==> flow/design.v <==
module vedic_2x2 (
    input  [1:0] a,
    input  [1:0] b,
    output [3:0] product
);
    wire [3:0] partial;
    wire c1, c2;
    assign partial[0] = a[0] & b[0];
    assign partial[1] = a[1] & b[0];
    assign partial[2] = a[0] & b[1];
    assign partial[3] = a[1] & b[1];
    assign product[0] = partial[0];
    assign {c1, product[1]} = partial[1] + partial[2];
    assign {c2, product[2]} = partial[3] + c1;
    assign product[3] = c2;
endmodule
module vedic_mult #(
    parameter WIDTH = 8
)(
    input  [WIDTH-1:0] a,
    input  [WIDTH-1:0] b,
    output [2*WIDTH-1:0] product
);
    generate
        if (WIDTH == 2) begin : base_case
            vedic_2x2 v2x2 (
                .a(a),
                .b(b),
                .product(product)
            );
        end else begin : recursive_case
            localparam HALF_WIDTH = WIDTH / 2;
            wire [WIDTH-1:0] q0, q1, q2, q3;
            wire [2*WIDTH-1:0] aligned_q0, aligned_q1, aligned_q2, aligned_q3;
            wire [2*WIDTH-1:0] temp1, temp2;
            vedic_mult #(HALF_WIDTH) m0 (
                .a(a[HALF_WIDTH-1:0]),
                .b(b[HALF_WIDTH-1:0]),
                .product(q0)
            );
            vedic_mult #(HALF_WIDTH) m1 (
                .a(a[WIDTH-1:HALF_WIDTH]),
                .b(b[HALF_WIDTH-1:0]),
                .product(q1)
            );
            vedic_mult #(HALF_WIDTH) m2 (
                .a(a[HALF_WIDTH-1:0]),
                .b(b[WIDTH-1:HALF_WIDTH]),
                .product(q2)
            );
            vedic_mult #(HALF_WIDTH) m3 (
                .a(a[WIDTH-1:HALF_WIDTH]),
                .b(b[WIDTH-1:HALF_WIDTH]),
                .product(q3)
            );
            assign aligned_q0 = {{WIDTH{1'b0}}, q0};
            assign aligned_q1 = {{HALF_WIDTH{1'b0}}, q1, {HALF_WIDTH{1'b0}}};
            assign aligned_q2 = {{HALF_WIDTH{1'b0}}, q2, {HALF_WIDTH{1'b0}}};
            assign aligned_q3 = {q3, {WIDTH{1'b0}}};
            assign temp1 = aligned_q0 + aligned_q1;
            assign temp2 = temp1 + aligned_q2;
            assign product = temp2 + aligned_q3;
        end
    endgenerate
endmodule
module sigmoid_activation #(
    parameter WIDTH = 16,
    parameter FRAC_BITS = 11
)(
    input  signed [WIDTH-1:0] x,
    output [WIDTH-1:0] y
);
    localparam signed [WIDTH-1:0] NEG_THRESHOLD = -(4 << FRAC_BITS);
    localparam signed [WIDTH-1:0] POS_THRESHOLD = (4 << FRAC_BITS);
    localparam [WIDTH-1:0] ZERO_VAL = {WIDTH{1'b0}};
    localparam [WIDTH-1:0] HALF_VAL = (1 << (WIDTH-1));
    localparam [WIDTH-1:0] ONE_VAL  = {WIDTH{1'b1}};
    reg [WIDTH-1:0] y_reg;
    always @(*) begin
        if ($signed(x) < NEG_THRESHOLD)
            y_reg = ZERO_VAL;
        else if ($signed(x) > POS_THRESHOLD)
            y_reg = ONE_VAL;
        else
            y_reg = HALF_VAL + {{3{x[WIDTH-1]}}, x[WIDTH-1:3]};
    end
    assign y = y_reg;
endmodule
module mac_unit #(
    parameter DATA_WIDTH = 8,
    parameter ACCUM_WIDTH = 32,
    parameter OUTPUT_WIDTH = 16,
    parameter USE_SQRT_CSLA = 1,
    parameter ENABLE_ACTIVATION = 1,
    parameter FRAC_BITS = 11
)(
    input  clk,
    input  rst_n,
    input  enable,
    input  clear_acc,
    input  [DATA_WIDTH-1:0] input_data,
    input  [DATA_WIDTH-1:0] weight,
    output [OUTPUT_WIDTH-1:0] mac_out,
    output [OUTPUT_WIDTH-1:0] activated_out,
    output valid,
    output overflow
);
    localparam MULT_WIDTH = 2 * DATA_WIDTH;
    wire [MULT_WIDTH-1:0] mult_result;
    reg [ACCUM_WIDTH-1:0] accumulator;
    reg [ACCUM_WIDTH-1:0] next_acc;
    wire [ACCUM_WIDTH:0] acc_sum;
    reg overflow_reg;
    reg valid_reg;
    vedic_mult #(
        .WIDTH(DATA_WIDTH)
    ) multiplier (
        .a(input_data),
        .b(weight),
        .product(mult_result)
    );
    assign acc_sum = {1'b0, accumulator} + {{(ACCUM_WIDTH-MULT_WIDTH+1){1'b0}}, mult_result};
    always @(*) begin
        if (enable) begin
            if (clear_acc) begin
                next_acc = {{(ACCUM_WIDTH-MULT_WIDTH){1'b0}}, mult_result};
            end else begin
                next_acc = acc_sum[ACCUM_WIDTH-1:0];
            end
        end else if (clear_acc) begin
            next_acc = {ACCUM_WIDTH{1'b0}};
        end else begin
            next_acc = accumulator;
        end
    end
    always @(posedge clk or negedge rst_n) begin
        if (!rst_n)
            accumulator <= {ACCUM_WIDTH{1'b0}};
        else
            accumulator <= next_acc;
    end
    always @(posedge clk or negedge rst_n) begin
        if (!rst_n)
            overflow_reg <= 1'b0;
        else if (clear_acc)
            overflow_reg <= 1'b0;
        else if (enable && acc_sum[ACCUM_WIDTH])
            overflow_reg <= 1'b1;
    end
    assign overflow = overflow_reg;
    assign mac_out = accumulator[OUTPUT_WIDTH-1:0];
    generate
        if (ENABLE_ACTIVATION) begin : gen_activation
            sigmoid_activation #(
                .WIDTH(OUTPUT_WIDTH),
                .FRAC_BITS(FRAC_BITS)
            ) activation (
                .x(mac_out),
                .y(activated_out)
            );
        end else begin : no_activation
            assign activated_out = mac_out;
        end
    endgenerate
    always @(posedge clk or negedge rst_n) begin
        if (!rst_n)
            valid_reg <= 1'b0;
        else
            valid_reg <= enable;
    end
    assign valid = valid_reg;
endmodule
module mac_array #(
    parameter NUM_CHANNELS = 4,
    parameter DATA_WIDTH = 8,
    parameter ACCUM_WIDTH = 32,
    parameter OUTPUT_WIDTH = 16
)(
    input  clk,
    input  rst_n,
    input  [NUM_CHANNELS-1:0] enable,
    input  [NUM_CHANNELS-1:0] clear_acc,
    input  [DATA_WIDTH*NUM_CHANNELS-1:0] input_data,
    input  [DATA_WIDTH*NUM_CHANNELS-1:0] weight,
    output [OUTPUT_WIDTH*NUM_CHANNELS-1:0] mac_out,
    output [OUTPUT_WIDTH*NUM_CHANNELS-1:0] activated_out,
    output [NUM_CHANNELS-1:0] valid,
    output [NUM_CHANNELS-1:0] overflow
);
    genvar i;
    generate
        for (i = 0; i < NUM_CHANNELS; i = i + 1) begin : mac_channels
            mac_unit #(
                .DATA_WIDTH(DATA_WIDTH),
                .ACCUM_WIDTH(ACCUM_WIDTH),
                .OUTPUT_WIDTH(OUTPUT_WIDTH)
            ) mac_inst (
                .clk(clk),
                .rst_n(rst_n),
                .enable(enable[i]),
                .clear_acc(clear_acc[i]),
                .input_data(input_data[DATA_WIDTH*(i+1)-1:DATA_WIDTH*i]),
                .weight(weight[DATA_WIDTH*(i+1)-1:DATA_WIDTH*i]),
                .mac_out(mac_out[OUTPUT_WIDTH*(i+1)-1:OUTPUT_WIDTH*i]),
                .activated_out(activated_out[OUTPUT_WIDTH*(i+1)-1:OUTPUT_WIDTH*i]),
                .valid(valid[i]),
                .overflow(overflow[i])
            );
        end
    endgenerate
endmodule
* From RTL to reports: mac_array
What the tools print for mac_array, step after step. Lines are those of the file above, counted from 1. Cell names lack the library's common part. The mark n/a stands for no value.
Design: top mac_array, clock clk, cell library sky130hd, timing corner tt_025C_1v80

* Word-level counts
Source: Yosys, flattened and elaborated, memories not mapped. Widths are those after wreduce. Registers that Yosys merges into a memory's read port (data or address) are not register bits. Print and check cells do not count. Equal cells are merged and count once.
Word-level totals: register bits after elaboration 136, output and inout bits 136, bits of input ports 74
Cells by class: reduce/logical cells 12, bitwise logic cells 256, mux-type cells 28, magnitude comparators 8, add/sub/neg operators 196
Operator list (number):
- two-way mux 32 bit | 12
- adder 1 x 1 -> 2 bit | 128
- bitwise AND 1 bit | 256
- adder 32 x 16 -> 33 bit | 4
- adder 8 x 6 -> 8 bit | 16
- adder 8 bit | 16
- two-way mux 16 bit | 8
- adder 4 x 6 -> 7 bit | 16
- adder 14 x 16 -> 16 bit | 4
- < comparator 16 x 14 -> 1 bit (second input constant) | 4
- > comparator 16 x 15 -> 1 bit (second input constant) | 4
- adder 16 bit (first input constant) | 4
- adder 13 x 12 -> 14 bit | 4
- adder 8 x 12 -> 13 bit | 4
- nonzero test 2 bit | 8
- two-way mux 1 bit | 8
- logical AND 1 bit | 4

* Logic depth
Depth = most cells in a row (Yosys ltp): at word level without a register or memory, in the mapped netlist without a sequential cell, where the memories' decode and read muxes count.
Depth: depth in word-level cells 13, ABC_AREA 0, mapped depth 31, depth with buffers taken out 30

* After synthesis
Yosys stat after the flow's synthesis: flattened, memories mapped to cells. It holds for the ABC_AREA given above (unset counts as 0); a run with the other value may have another netlist. The area totals of this step are shown rounded.
Cells by type:
- ha_1 | number 364, total area 4.55E+03 µm²
- dfrtp_1 | number 136, total area 3.4E+03 µm²
- fa_1 | number 104, total area 2.08E+03 µm²
- and2_1 | number 260, total area 1626.56 µm²
- inv_1 | number 266, total area 998.458 µm²
- xor2_1 | number 101, total area 884.598 µm²
- nand2_1 | number 217, total area 814.531 µm²
- xnor2_1 | number 93, total area 814.531 µm²
- a21oi_1 | number 149, total area 745.715 µm²
- buf_4 | number 80, total area 600.576 µm²
- a21o_1 | number 75, total area 563.04 µm²
- o21ai_0 | number 94, total area 470.451 µm²
- nor2_1 | number 111, total area 416.65 µm²
- mux2i_1 | number 37, total area 370.355 µm²
- nor2b_1 | number 35, total area 218.96 µm²
- o21a_1 | number 28, total area 210.202 µm²
- nand3_1 | number 38, total area 190.182 µm²
- and3_1 | number 24, total area 150.144 µm²
Not listed: further types 49, cells in them 314.
Mapped netlist: cells in the netlist 2526, mapped flip-flops 136, buffers 123, chip area (Yosys) 21320 µm²
The figures by module come from a second, unflattened synthesis with its own total; it is not the netlist above.
Unflattened totals: cell total of the unflattened synthesis 2320, area total of the unflattened synthesis 20180 µm²
Rows give one instance, submodules left out.
By module:
- mac_unit | times used 4, area 2505 µm², seq. area 850.8 µm², cells 284
- vedic_mult #(WIDTH=4) | times used 16, area 249.0 µm², seq. area 0.0 µm², cells 27
- vedic_2x2 | times used 64, area 50.0 µm², seq. area 0.0 µm², cells 6
- vedic_mult #(WIDTH=8) | times used 4, area 564.3 µm², seq. area 0.0 µm², cells 66
- sigmoid_activation | times used 4, area 180.2 µm², seq. area 0.0 µm², cells 26
- vedic_mult #(WIDTH=2) | times used 64, area 0.0 µm², seq. area 0.0 µm², cells 0
- mac_array | times used 1, area 0.0 µm², seq. area 0.0 µm², cells 0

* Path before layout
Source: OpenSTA report_checks on the synthesized netlist (no wires, ideal clock, input and output delay 20% of the period each), path of least setup slack; recovery checks are left aside. Register names are those of the netlist, which keeps one name where synthesis merged equal registers.
Path after synthesis: path type input -> register, from input input_data[17], to register mac_channels[2].mac_inst.accumulator[28], path buffers 1, external input delay 1700 ps, library setup time 78 ps, data required time 8422 ps, stages on the path 27, slack 180 ps, period 8500 ps, path delay 6620 ps, arrival time 8242 ps, period reached after synthesis 8320 ps
"path delay" is the arrival time less input delay plus setup time. "stages on the path" counts driving pins, that of a launching flip-flop among them; a cell with two outputs on the path counts twice. "period reached after synthesis" is the clock period less the worst setup slack; recovery checks do not enter. This is arithmetic on one report: input and output delays are still those of the set period (20% each). The rows between start and end are the longest chain of elaborated cells between them; the timing report does not say that the signal goes this way. Where chains are equally long, one stands for them. A line is the first line of the expression or statement that the cell stems from. Yosys adds cells for indexed reads and writes and turns some case tables into memories.
On the way, after synthesis: path through and2_1 ha_1 ha_1 ha_1 fa_1 xor2_1 fa_1 fa_1 a21o_1 a21oi_1 xor2_1 fa_1 inv_1 ha_1 nand3_1 nor2_1 a2111oi_0 o21ai_0 xor2_1 ha_1 clkbuf_1 nand2_1 nor4_1 o21a_1 nor3_1 or4_1 a21oi_1, length of the longest elaborated chain 12, elaborated cells between the ends (all ways) 28, those cells by class add/sub (18); mux (2); logic (8)
Ends and longest elaborated chain, after synthesis:
- from (decl) | RTL line 183 | input  [DATA_WIDTH*NUM_CHANNELS-1:0] input_data,
- bitwise AND 1 bit | RTL line 9 | assign partial[1] = a[1] & b[0];
- adder 1 x 1 -> 2 bit | RTL line 13
- adder 1 x 1 -> 2 bit | RTL line 14
- adder 4 x 6 -> 7 bit | RTL line 60 | assign temp1 = aligned_q0 + aligned_q1;
- adder 8 x 6 -> 8 bit | RTL line 61 | assign temp2 = temp1 + aligned_q2;
- adder 8 bit | RTL line 62
- adder 8 x 12 -> 13 bit | RTL line 60
- adder 13 x 12 -> 14 bit | RTL line 61
- adder 14 x 16 -> 16 bit | RTL line 62
- adder 32 x 16 -> 33 bit | RTL line 122 | assign acc_sum = {1'b0, accumulator} + {{(ACCUM_WIDTH-MULT_WIDTH+1){1'b0}}, mult_result};
- two-way mux 32 bit | RTL line 125 | if (clear_acc) begin
- two-way mux 32 bit | RTL line 124 | if (enable) begin
- to (assign) | RTL line 138 | accumulator <= {ACCUM_WIDTH{1'b0}};
- to (assign) | RTL line 140 | accumulator <= next_acc;
- to (decl) | RTL line 110 | reg [ACCUM_WIDTH-1:0] accumulator;

* Timing after layout
Path of least setup slack in the final report of flow run 1 (OpenROAD, finished layout, wires in). Where an end is a register, its clock arrival counts in the times. The report prints the path's times to 10 ps; the period is as set.
Path post-layout: path type input -> register, from input input_data[25], to register mac_channels[3].mac_inst.accumulator[22], stages on the path 28, external input delay 1700 ps, period 8500 ps, data required time 8830 ps, path buffers 1, arrival time 8550 ps, slack 270 ps, library setup time 110 ps
The rows between start and end are the longest chain of elaborated cells between them; the timing report does not say that the signal goes this way. Where chains are equally long, one stands for them.
On the way, post-layout: path through clkdlybuf4s50_1 and2_1 ha_1 ha_1 ha_1 fa_1 xor2_2 fa_1 ha_1 a21o_1 a21oi_1 xor2_1 fa_1 inv_1 ha_1 a21o_1 a21oi_2 nor2b_1 or2_2 a211o_1 and2_1 ha_4 nand4_1 a21oi_1 a211o_1 nor3_4 nor4_1 mux2_2, length of the longest elaborated chain 12, elaborated cells between the ends (all ways) 28, those cells by class add/sub (18); mux (2); logic (8)
Ends and longest elaborated chain, post-layout:
- from (decl) | RTL line 183 | input  [DATA_WIDTH*NUM_CHANNELS-1:0] input_data,
- bitwise AND 1 bit | RTL line 9 | assign partial[1] = a[1] & b[0];
- adder 1 x 1 -> 2 bit | RTL line 13
- adder 1 x 1 -> 2 bit | RTL line 14
- adder 4 x 6 -> 7 bit | RTL line 60 | assign temp1 = aligned_q0 + aligned_q1;
- adder 8 x 6 -> 8 bit | RTL line 61 | assign temp2 = temp1 + aligned_q2;
- adder 8 bit | RTL line 62
- adder 8 x 12 -> 13 bit | RTL line 60
- adder 13 x 12 -> 14 bit | RTL line 61
- adder 14 x 16 -> 16 bit | RTL line 62
- adder 32 x 16 -> 33 bit | RTL line 122 | assign acc_sum = {1'b0, accumulator} + {{(ACCUM_WIDTH-MULT_WIDTH+1){1'b0}}, mult_result};
- two-way mux 32 bit | RTL line 125 | if (clear_acc) begin
- two-way mux 32 bit | RTL line 124 | if (enable) begin
- to (assign) | RTL line 138 | accumulator <= {ACCUM_WIDTH{1'b0}};
- to (assign) | RTL line 140 | accumulator <= next_acc;
- to (decl) | RTL line 110 | reg [ACCUM_WIDTH-1:0] accumulator;

Data sheet: physical implementation of mac_array

Measured data: module mac_array, platform sky130hd, 3 stored runs of the flow under differing settings, order arbitrary. Input and output delays are each 20% of the period that was set; the output load is 0.01 pF.
"achieved clock period" means the clock period less the worst setup slack. The figure is calculated, with input and output delays left at 20% of the set period.
By "total power of the final layout" is meant OpenSTA's value without simulated activity: inputs other than the clock are taken to toggle once in ten clock periods, and the tool carries that through the logic.
The measured numbers are rounded.

* Flow run 1 | settings: period_ns 8.5; CAP_MARGIN 20; CORE_MARGIN 2; CORE_UTILIZATION 40; SLEW_MARGIN 20 | results: post-route setup TNS 0 ps; overall die area 55,150 µm²; worst hold slack 502 ps; standard-cell area after routing 25,850 µm²; area of the synthesized netlist 21,320 µm²; total power of the final layout 8,861 µW; achieved clock period 8,226 ps; worst setup slack after layout 274 ps
* Flow run 2 | settings: CELL_PAD_IN_SITES_DETAIL_PLACEMENT 2; CELL_PAD_IN_SITES_GLOBAL_PLACEMENT 1; CORE_ASPECT_RATIO 1.3; CORE_UTILIZATION 29; CTS_CLUSTER_SIZE 40; PLACE_DENSITY_LB_ADDON 0.3; SLEW_MARGIN 30; period_ns 6.68; CAP_MARGIN 20; CORE_MARGIN 2 | results: worst setup slack after layout -1,154 ps; post-route setup TNS -74,950 ps; standard-cell area after routing 33,260 µm²; overall die area 75,710 µm²; achieved clock period 7,834 ps; area of the synthesized netlist 21,320 µm²; worst hold slack 531 ps; total power of the final layout 20,780 µW
* Flow run 3 | settings: ABC_AREA 0; CORE_ASPECT_RATIO 0.64; CORE_MARGIN 10; CORE_UTILIZATION 32; CTS_CLUSTER_SIZE 41; GPL_ROUTABILITY_DRIVEN 0; SETUP_SLACK_MARGIN 1.09; SLEW_MARGIN 10; period_ns 8.76; CAP_MARGIN 20 | results: worst setup slack after layout 1,047 ps; overall die area 77,600 µm²; area of the synthesized netlist 21,320 µm²; achieved clock period 7,713 ps; standard-cell area after routing 27,960 µm²; total power of the final layout 9,632 µW; post-route setup TNS 0 ps; worst hold slack 509 ps
